==> flow/design.v <==
module DataAggregator(
           clk, reset, bit1, bit2, bit3, bit4, read_index_yaxis, read_index_xaxis,
           out_data_yaxis, out_data_xaxis, finished
       );
localparam MODE_WAIT_START = 0;
localparam MODE_WAIT_CHANNEL = 1;
localparam MODE_WAIT_DATA = 2;
localparam MODE_ASSIGN_DATA = 3;
input clk, reset;
input bit1, bit2, bit3, bit4;  
input [6:0] read_index_yaxis, read_index_xaxis;
output [15:0] out_data_yaxis;  
output [15:0] out_data_xaxis;  
output finished;
reg [15:0] data_yaxis [0:127];
reg [15:0] data_xaxis [0:127];
reg [15:0] bit1_data_buffer, bit2_data_buffer, bit3_data_buffer, bit4_data_buffer;
reg [3:0] bit1_data_buffer_index, bit2_data_buffer_index, bit3_data_buffer_index, bit4_data_buffer_index;
reg [4:0] data_index_yaxis1, data_index_yaxis2, data_index_yaxis3, data_index_yaxis4;
reg [4:0] data_index_xaxis1, data_index_xaxis2, data_index_xaxis3, data_index_xaxis4;
reg data_yaxis1_valid, data_yaxis2_valid, data_yaxis3_valid, data_yaxis4_valid;
reg data_xaxis1_valid, data_xaxis2_valid, data_xaxis3_valid, data_xaxis4_valid;
reg channel_bit1, channel_bit2, channel_bit3, channel_bit4;
reg [1:0] mode_bit1, mode_bit2, mode_bit3, mode_bit4;
wire data_yaxis_valid, data_xaxis_valid;
integer i;
always @(posedge clk) begin
    if (reset) begin
        for (i = 0; i < 128; i = i + 1) begin
            data_yaxis[i] <= 0;
            data_xaxis[i] <= 0;
        end
        bit1_data_buffer <= 0;
        bit2_data_buffer <= 0;
        bit3_data_buffer <= 0;
        bit4_data_buffer <= 0;
        bit1_data_buffer_index <= 0;
        bit2_data_buffer_index <= 0;
        bit3_data_buffer_index <= 0;
        bit4_data_buffer_index <= 0;
        data_index_yaxis1 <= 31;
        data_index_yaxis2 <= 31;
        data_index_yaxis3 <= 31;
        data_index_yaxis4 <= 31;
        data_index_xaxis1 <= 31;
        data_index_xaxis2 <= 31;
        data_index_xaxis3 <= 31;
        data_index_xaxis4 <= 31;
        data_yaxis1_valid <= 0;
        data_yaxis2_valid <= 0;
        data_yaxis3_valid <= 0;
        data_yaxis4_valid <= 0;
        data_xaxis1_valid <= 0;
        data_xaxis2_valid <= 0;
        data_xaxis3_valid <= 0;
        data_xaxis4_valid <= 0;
        channel_bit1 <= 0;
        channel_bit2 <= 0;
        channel_bit3 <= 0;
        channel_bit4 <= 0;
        mode_bit1 <= MODE_WAIT_START;
        mode_bit2 <= MODE_WAIT_START;
        mode_bit3 <= MODE_WAIT_START;
        mode_bit4 <= MODE_WAIT_START;
    end else begin
        if (mode_bit1 == MODE_WAIT_START) begin
            if (bit1) begin
                mode_bit1 <= MODE_WAIT_CHANNEL;
            end
        end else if (mode_bit1 == MODE_WAIT_CHANNEL) begin
            channel_bit1 <= bit1;
            mode_bit1 <= MODE_WAIT_DATA;
            bit1_data_buffer_index <= 15;
        end else if (mode_bit1 == MODE_WAIT_DATA) begin
            bit1_data_buffer[bit1_data_buffer_index] <= bit1;
            if (bit1_data_buffer_index >= 1) begin
                bit1_data_buffer_index <= bit1_data_buffer_index - 1;
            end else begin
                mode_bit1 <= MODE_ASSIGN_DATA;
            end
        end else if (mode_bit1 == MODE_ASSIGN_DATA) begin
            mode_bit1 <= MODE_WAIT_START;
            if (channel_bit1 == 0) begin  
                data_yaxis[data_index_yaxis1] <= bit1_data_buffer;
                if (data_index_yaxis1 >= 1) begin
                    data_index_yaxis1 <= data_index_yaxis1 - 1;
                    data_yaxis1_valid <= 0;
                end else begin
                    data_index_yaxis1 <= 31;
                    data_yaxis1_valid <= 1;
                end
            end else begin  
                data_yaxis[32 + data_index_yaxis2] <= bit1_data_buffer;
                if (data_index_yaxis2 >= 1) begin
                    data_index_yaxis2 <= data_index_yaxis2 - 1;
                    data_yaxis2_valid <= 0;
                end else begin
                    data_index_yaxis2 <= 31;
                    data_yaxis2_valid <= 1;
                end
            end
        end
        if (mode_bit2 == MODE_WAIT_START) begin
            if (bit2) begin
                mode_bit2 <= MODE_WAIT_CHANNEL;
            end
        end else if (mode_bit2 == MODE_WAIT_CHANNEL) begin
            channel_bit2 <= bit2;
            mode_bit2 <= MODE_WAIT_DATA;
            bit2_data_buffer_index <= 15;
        end else if (mode_bit2 == MODE_WAIT_DATA) begin
            bit2_data_buffer[bit2_data_buffer_index] <= bit2;
            if (bit2_data_buffer_index >= 1) begin
                bit2_data_buffer_index <= bit2_data_buffer_index - 1;
            end else begin
                mode_bit2 <= MODE_ASSIGN_DATA;
            end
        end else if (mode_bit2 == MODE_ASSIGN_DATA) begin
            mode_bit2 <= MODE_WAIT_START;
            if (channel_bit2 == 0) begin  
                data_yaxis[64 + data_index_yaxis3] <= bit2_data_buffer;
                if (data_index_yaxis3 >= 1) begin
                    data_index_yaxis3 <= data_index_yaxis3 - 1;
                    data_yaxis3_valid <= 0;
                end else begin
                    data_index_yaxis3 <= 31;
                    data_yaxis3_valid <= 1;
                end
            end else begin  
                data_yaxis[96 + data_index_yaxis4] <= bit2_data_buffer;
                if (data_index_yaxis4 >= 1) begin
                    data_index_yaxis4 <= data_index_yaxis4 - 1;
                    data_yaxis4_valid <= 0;
                end else begin
                    data_index_yaxis4 <= 31;
                    data_yaxis4_valid <= 1;
                end
            end
        end
        if (mode_bit3 == MODE_WAIT_START) begin
            if (bit3) begin
                mode_bit3 <= MODE_WAIT_CHANNEL;
            end
        end else if (mode_bit3 == MODE_WAIT_CHANNEL) begin
            channel_bit3 <= bit3;
            mode_bit3 <= MODE_WAIT_DATA;
            bit3_data_buffer_index <= 15;
        end else if (mode_bit3 == MODE_WAIT_DATA) begin
            bit3_data_buffer[bit3_data_buffer_index] <= bit3;
            if (bit3_data_buffer_index >= 1) begin
                bit3_data_buffer_index <= bit3_data_buffer_index - 1;
            end else begin
                mode_bit3 <= MODE_ASSIGN_DATA;
            end
        end else if (mode_bit3 == MODE_ASSIGN_DATA) begin
            mode_bit3 <= MODE_WAIT_START;
            if (channel_bit3 == 0) begin  
                data_xaxis[data_index_xaxis1] <= bit3_data_buffer;
                if (data_index_xaxis1 >= 1) begin
                    data_index_xaxis1 <= data_index_xaxis1 - 1;
                    data_xaxis1_valid <= 0;
                end else begin
                    data_index_xaxis1 <= 31;
                    data_xaxis1_valid <= 1;
                end
            end else begin  
                data_xaxis[32 + data_index_xaxis2] <= bit3_data_buffer;
                if (data_index_xaxis2 >= 1) begin
                    data_index_xaxis2 <= data_index_xaxis2 - 1;
                    data_xaxis2_valid <= 0;
                end else begin
                    data_index_xaxis2 <= 31;
                    data_xaxis2_valid <= 1;
                end
            end
        end
        if (mode_bit4 == MODE_WAIT_START) begin
            if (bit4) begin
                mode_bit4 <= MODE_WAIT_CHANNEL;
            end
        end else if (mode_bit4 == MODE_WAIT_CHANNEL) begin
            channel_bit4 <= bit4;
            mode_bit4 <= MODE_WAIT_DATA;
            bit4_data_buffer_index <= 15;
        end else if (mode_bit4 == MODE_WAIT_DATA) begin
            bit4_data_buffer[bit4_data_buffer_index] <= bit4;
            if (bit4_data_buffer_index >= 1) begin
                bit4_data_buffer_index <= bit4_data_buffer_index - 1;
            end else begin
                mode_bit4 <= MODE_ASSIGN_DATA;
            end
        end else if (mode_bit4 == MODE_ASSIGN_DATA) begin
            mode_bit4 <= MODE_WAIT_START;
            if (channel_bit4 == 0) begin  
                data_xaxis[64 + data_index_xaxis3] <= bit4_data_buffer;
                if (data_index_xaxis3 >= 1) begin
                    data_index_xaxis3 <= data_index_xaxis3 - 1;
                    data_xaxis3_valid <= 0;
                end else begin
                    data_index_xaxis3 <= 31;
                    data_xaxis3_valid <= 1;
                end
            end else begin  
                data_xaxis[96 + data_index_xaxis4] <= bit4_data_buffer;
                if (data_index_xaxis4 >= 1) begin
                    data_index_xaxis4 <= data_index_xaxis4 - 1;
                    data_xaxis4_valid <= 0;
                end else begin
                    data_index_xaxis4 <= 31;
                    data_xaxis4_valid <= 1;
                end
            end
        end
    end
end
assign out_data_yaxis = data_yaxis[read_index_yaxis];
assign out_data_xaxis = data_xaxis[read_index_xaxis];
assign data_yaxis_valid = (data_yaxis1_valid && data_yaxis2_valid && data_yaxis3_valid && data_yaxis4_valid);
assign data_xaxis_valid = (data_xaxis1_valid && data_xaxis2_valid && data_xaxis3_valid && data_xaxis4_valid);
assign finished = (data_yaxis_valid && data_xaxis_valid);
endmodule
Reports on DataAggregator
The steps from the RTL of DataAggregator to its reports follow in flow order.
Lines are those of the file above, counted from 1.
Cell names lack the library's common part.
{ "inputs": {"top_module": "DataAggregator", "clk_port": "clk", "library": "sky130hd", "pvt_corner": "tt_025C_1v80"} }

Word level
Counts by Yosys on the flattened word-level netlist (proc, flatten, opt, wreduce; memories kept). Register bits leave out memories and registers merged into their read ports (data or address). Print and check cells are left out. Cells with the same type and inputs are merged into one.
Memory sizes are those after Yosys's memory passes, which may raise the word count (mostly to a power of two), join words into wider ones and drop unused or constant bits.
{ "op_classes": {"addsub": 22, "n_cmp": 12, "n_eq": 20, "n_shift": 8, "n_mux": 209, "n_logic": 28, "reduce_logical": 51} }
{ "ops": {"columns": ["operator", "count"], "rows": [
  ["16-bit 2-to-1 mux", 52],
  ["7-bit 2-to-1 mux", 52],
  ["1-bit by 5-bit variable shift with 16-bit output", 4],
  ["1-bit by 5-bit variable shift with 16-bit output (first input constant)", 4],
  ["16-bit bitwise AND", 4],
  ["16-bit bitwise OR", 4],
  ["16-bit NOT", 4],
  ["16-bit OR reduction", 4],
  ["1-bit 2-to-1 mux", 61],
  ["4-bit 2-to-1 mux", 12],
  ["2-bit 2-to-1 mux", 24],
  ["5-bit by 1-bit subtractor with 5-bit output (second input constant)", 8],
  ["5-bit by 1-bit greater-or-equal comparator with 1-bit output (second input constant)", 8],
  ["5-bit AND reduction", 8],
  ["5-bit 2-to-1 mux", 8],
  ["3-bit AND reduction", 12],
  ["7-bit by 5-bit adder with 7-bit output (first input constant)", 4],
  ["4-bit negation with 5-bit output", 4],
  ["1-bit NOT", 16],
  ["2-bit equality test (second input constant)", 8],
  ["2-bit nonzero test", 8],
  ["4-bit by 1-bit subtractor with 4-bit output (second input constant)", 4],
  ["4-bit by 1-bit greater-or-equal comparator with 1-bit output (second input constant)", 4],
  ["4-bit inequality test (second input constant)", 4],
  ["4-bit nonzero test", 4],
  ["6-bit by 5-bit adder with 7-bit output (first input constant)", 2],
  ["2-bit by 1-bit equality test with 1-bit output (second input constant)", 4],
  ["2-bit inequality test (second input constant)", 4]
]} }
Not listed: further kinds 3, cells in them 15.
{ "word_totals": {"ff_bits": 140, "mem_bits_rw": 4096, "memories": 2, "in_bits": 20, "out_inout_bits": 33, "wordCells": 384} }
{ "mem_list": {"columns": ["memory", "words", "word_bits", "line", "source"], "rows": [
  ["data_xaxis", 128, 16, 16, "reg [15:0] data_xaxis [0:127];"],
  ["data_yaxis", 128, 16, 15, "reg [15:0] data_yaxis [0:127];"]
]} }

Depth
Yosys ltp: most cells in a row. Word level: on the elaborated netlist, between registers, memories and ports. Mapped: between sequential cells and ports; inverters and the memories' decode and read muxes count.
{ "depth": {"depth_word": 8, "abc_area": 0, "ltp_mapped": 9, "ltp_nobuf": 7} }

Netlist
Source: synth_stat.txt of the flow (Yosys; design flattened, memories mapped). It holds for the ABC_AREA given above (unset counts as 0); a run with the other value may have another netlist.
{ "by_type": {"columns": ["cell_type", "count", "type_area_um2"], "rows": [
  ["edfxtp_1", 4096, 1.23E+05],
  ["mux4_2", 1344, 3.03E+04],
  ["and2_1", 4097, 2.56E+04],
  ["clkbuf_1", 938, 3.52E+03],
  ["dfxtp_1", 148, 2.96E+03],
  ["or2_2", 259, 1.62E+03],
  ["nor2_1", 343, 1.29E+03],
  ["buf_2", 103, 515.494],
  ["ha_1", 39, 487.968],
  ["mux2_2", 37, 416.65],
  ["nand2_1", 99, 371.606],
  ["nand3_1", 63, 315.302],
  ["a21oi_1", 58, 290.278],
  ["mux2i_1", 27, 270.259],
  ["nor3_1", 40, 200.192],
  ["nand3b_1", 26, 195.187],
  ["buf_1", 50, 187.68],
  ["xnor2_1", 21, 183.926]
]} }
Not listed: further types 47, cells in them 325.
{ "mapped": {"mapped_cells": 12113, "mapped_area_um2": 194066.1, "seqArea_um2": 125960.8, "ff_cells": 4244, "buf_cells": 1101} }

Timing after synthesis
OpenSTA on the mapped netlist: ideal clock, no wires. The path of least setup slack (recovery checks aside). Input and output delay are each 20% of the period. Register names are those of the netlist, which keeps one name where synthesis merged equal registers.
{ "synth_timing": {"kind": "input-to-output", "from": "in read_index_xaxis[0]", "to": "out out_data_xaxis[0]", "tclk_ns": 10.0, "input_delay_ns": 2.000, "out_delay_ns": 2.000, "t_first_pin_ns": 2.000, "arrival_time_ns": 4.413, "required_ns": 8.000, "path_slack_ns": 3.587, "path_delay_ns": 2.413, "driving_pins": 6, "path_buffers": 2, "period_less_setup_slack_ns": 6.413} }
"path_delay_ns" = arrival - input delay + setup time.
At an output port there is no setup time.
"driving_pins" counts driving pins, that of a launching flip-flop among them; a cell with two outputs on the path counts twice.
"period_less_setup_slack_ns" is the clock period less the worst setup slack; recovery checks do not enter. This is arithmetic on one report: input and output delays are still those of the set period (20% each).
The rows between start and end are the longest chain of elaborated cells between them; the timing report does not say that the signal goes this way. Where chains are equally long, one stands for them.
Each line given opens the expression or statement behind the cell; cells for indexed reads and writes are added by Yosys, which also makes memories of some case tables.
A memory read counts as a cell of the chain, while the word-level depth stops at memories.
{ "synth_via": {"cell_sequence": "buf_4 -> buf_1 -> mux4_2 -> mux4_2 -> mux4_2 -> mux2_2", "elab_chain_cells": 1, "cone_cells": 1, "lines_between": 1, "cone_classes": "memory: 1"} }
{ "synth_lines": {"columns": ["item", "line", "source"], "rows": [
  ["start, declared", 11, "input [6:0] read_index_yaxis, read_index_xaxis;"],
  ["memory read 128 x 16 bit", 16, "reg [15:0] data_xaxis [0:127];"],
  ["end, declared", 13, "output [15:0] out_data_xaxis;"]
]} }

Worst path after layout
Path of least setup slack in the final report of run A (OpenROAD, finished layout, wires in). Where an end is a register, its clock arrival counts in the times.
{ "layout_timing": {"kind": "input-to-output", "from": "in read_index_yaxis[0]", "to": "out out_data_yaxis[0]", "tclk_ns": 10.0, "input_delay_ns": 2.00, "out_delay_ns": 2.00, "t_first_pin_ns": 2.00, "arrival_time_ns": 5.87, "required_ns": 8.00, "path_slack_ns": 2.13, "driving_pins": 8, "path_buffers": 4} }
The rows between start and end are the longest chain of elaborated cells between them; the timing report does not say that the signal goes this way. Where chains are equally long, one stands for them.
A memory read counts as a cell of the chain, while the word-level depth stops at memories.
{ "layout_via": {"cell_sequence": "buf_8 -> buf_12 -> buf_4 -> mux4_2 -> mux4_2 -> mux4_2 -> mux2_2 -> clkdlybuf4s50_1", "elab_chain_cells": 1, "cone_cells": 1, "lines_between": 1, "cone_classes": "memory: 1"} }
{ "layout_lines": {"columns": ["item", "line", "source"], "rows": [
  ["start, declared", 11, "input [6:0] read_index_yaxis, read_index_xaxis;"],
  ["memory read 128 x 16 bit", 15, "reg [15:0] data_yaxis [0:127];"],
  ["end, declared", 12, "output [15:0] out_data_yaxis;"]
]} }

Lab notebook: DataAggregator

Measured results for DataAggregator: 6 stored runs of the Yosys and OpenROAD flow on sky130hd. The settings differ; the order carries no meaning. The constraints put input and output delay at 20% of the set period each and load the outputs with 0.01 pF.
"period achieved" is the run's clock period less its worst setup slack. It is reckoned from that one timing run; input and output delays stay at 20% of the period that was set.
"time of the worst setup path": the worst setup path's part of the clock period (all of it between registers, 20% less for each end at a port) less its slack. A launch clock that arrives late makes it longer, a capture clock that arrives late makes it shorter.
"power consumption" rests on the timing tool's default activity at the inputs, not on a simulated workload.

==> run A: settings <==
{ "CTS_CLUSTER_SIZE": 97, "HOLD_SLACK_MARGIN": 0.23, "MAX_ROUTING_LAYER": "met4", "period_ns": 10.0, "CAP_MARGIN": 20, "CORE_MARGIN": 2, "CORE_UTILIZATION": 40, "SLEW_MARGIN": 20 }
==> run A: results <==
time of the worst setup path: 3.87 ns
critical path type: input-to-output
sum of negative setup slack: 0.000 ns
standard-cell area after routing: 215,842.0 um2
period achieved: 7.873 ns
worst setup slack after layout: 2.127 ns
die footprint: 490,756.0 um2
chip area after synthesis (Yosys): 194,066.1 um2
power consumption: 39.288 mW
final design utilization: 0.447
final worst hold slack: 0.446 ns

==> run B: settings <==
{ "CELL_PAD_IN_SITES_GLOBAL_PLACEMENT": 2, "CORE_MARGIN": 10, "CTS_CLUSTER_SIZE": 97, "GPL_ROUTABILITY_DRIVEN": 0, "GPL_TIMING_DRIVEN": 0, "HOLD_SLACK_MARGIN": 0.23, "MAX_ROUTING_LAYER": "met5", "SLEW_MARGIN": 25, "period_ns": 9.87, "CAP_MARGIN": 20, "CORE_UTILIZATION": 40 }
==> run B: results <==
period achieved: 8.864 ns
final design utilization: 0.457
time of the worst setup path: 4.92 ns
critical path type: input-to-output
chip area after synthesis (Yosys): 194,066.1 um2
standard-cell area after routing: 220,480.0 um2
power consumption: 41.584 mW
sum of negative setup slack: 0.000 ns
final worst hold slack: 0.461 ns
die footprint: 513,430.0 um2
worst setup slack after layout: 1.006 ns

==> run C: settings <==
{ "CAP_MARGIN": 10, "CORE_MARGIN": 5, "CORE_UTILIZATION": 18, "CTS_CLUSTER_DIAMETER": 88, "CTS_CLUSTER_SIZE": 50, "MIN_ROUTING_LAYER": "met2", "PLACE_DENSITY": 0.38, "SETUP_SLACK_MARGIN": 1.33, "SLEW_MARGIN": 30, "period_ns": 4.76 }
==> run C: results <==
sum of negative setup slack: -7.816 ns
worst setup slack after layout: -0.355 ns
die footprint: 1,099,010.0 um2
final design utilization: 0.21
period achieved: 5.115 ns
power consumption: 72.937 mW
time of the worst setup path: 3.21 ns
critical path type: input-to-output
final worst hold slack: 0.445 ns
chip area after synthesis (Yosys): 194,066.1 um2
standard-cell area after routing: 225,849.0 um2

==> run D: settings <==
{ "CELL_PAD_IN_SITES_GLOBAL_PLACEMENT": 0, "CORE_UTILIZATION": 47, "CTS_CLUSTER_DIAMETER": 50, "HOLD_SLACK_MARGIN": 0.11, "PLACE_DENSITY": 0.6, "period_ns": 10.0, "CAP_MARGIN": 20, "CORE_MARGIN": 2, "SLEW_MARGIN": 20 }
==> run D: results <==
final design utilization: 0.53
sum of negative setup slack: 0.000 ns
chip area after synthesis (Yosys): 194,066.1 um2
period achieved: 8.132 ns
die footprint: 418,066.0 um2
time of the worst setup path: 4.13 ns
critical path type: input-to-output
standard-cell area after routing: 217,610.0 um2
worst setup slack after layout: 1.868 ns
power consumption: 41.846 mW
final worst hold slack: 0.453 ns

==> run E: settings <==
{ "CELL_PAD_IN_SITES_GLOBAL_PLACEMENT": 0, "CORE_ASPECT_RATIO": 0.75, "CORE_UTILIZATION": 49, "CTS_CLUSTER_DIAMETER": 21, "CTS_CLUSTER_SIZE": 97, "MAX_ROUTING_LAYER": "met5", "SETUP_SLACK_MARGIN": -0.31, "SLEW_MARGIN": 35, "TNS_END_PERCENT": 65, "period_ns": 12.2, "CAP_MARGIN": 20, "CORE_MARGIN": 2 }
==> run E: results <==
chip area after synthesis (Yosys): 194,066.1 um2
sum of negative setup slack: 0.000 ns
worst setup slack after layout: 3.139 ns
standard-cell area after routing: 242,095.0 um2
final worst hold slack: 0.447 ns
die footprint: 401,157.0 um2
power consumption: 50.772 mW
period achieved: 9.061 ns
final design utilization: 0.613
time of the worst setup path: 4.18 ns
critical path type: input-to-output

==> run F: settings <==
{ "CAP_MARGIN": 20, "CELL_PAD_IN_SITES_GLOBAL_PLACEMENT": 0, "CORE_ASPECT_RATIO": 1.3, "CORE_MARGIN": 2, "CORE_UTILIZATION": 26, "GPL_ROUTABILITY_DRIVEN": 1, "HOLD_SLACK_MARGIN": -0.03, "PLACE_DENSITY_LB_ADDON": 0.12, "SETUP_SLACK_MARGIN": -0.41, "period_ns": 6.86, "SLEW_MARGIN": 20 }
==> run F: results <==
final worst hold slack: 0.458 ns
time of the worst setup path: 3.73 ns
critical path type: input-to-output
chip area after synthesis (Yosys): 194,066.1 um2
die footprint: 753,398.0 um2
power consumption: 59.045 mW
period achieved: 6.473 ns
standard-cell area after routing: 222,581.0 um2
final design utilization: 0.299
sum of negative setup slack: 0.000 ns
worst setup slack after layout: 0.387 ns
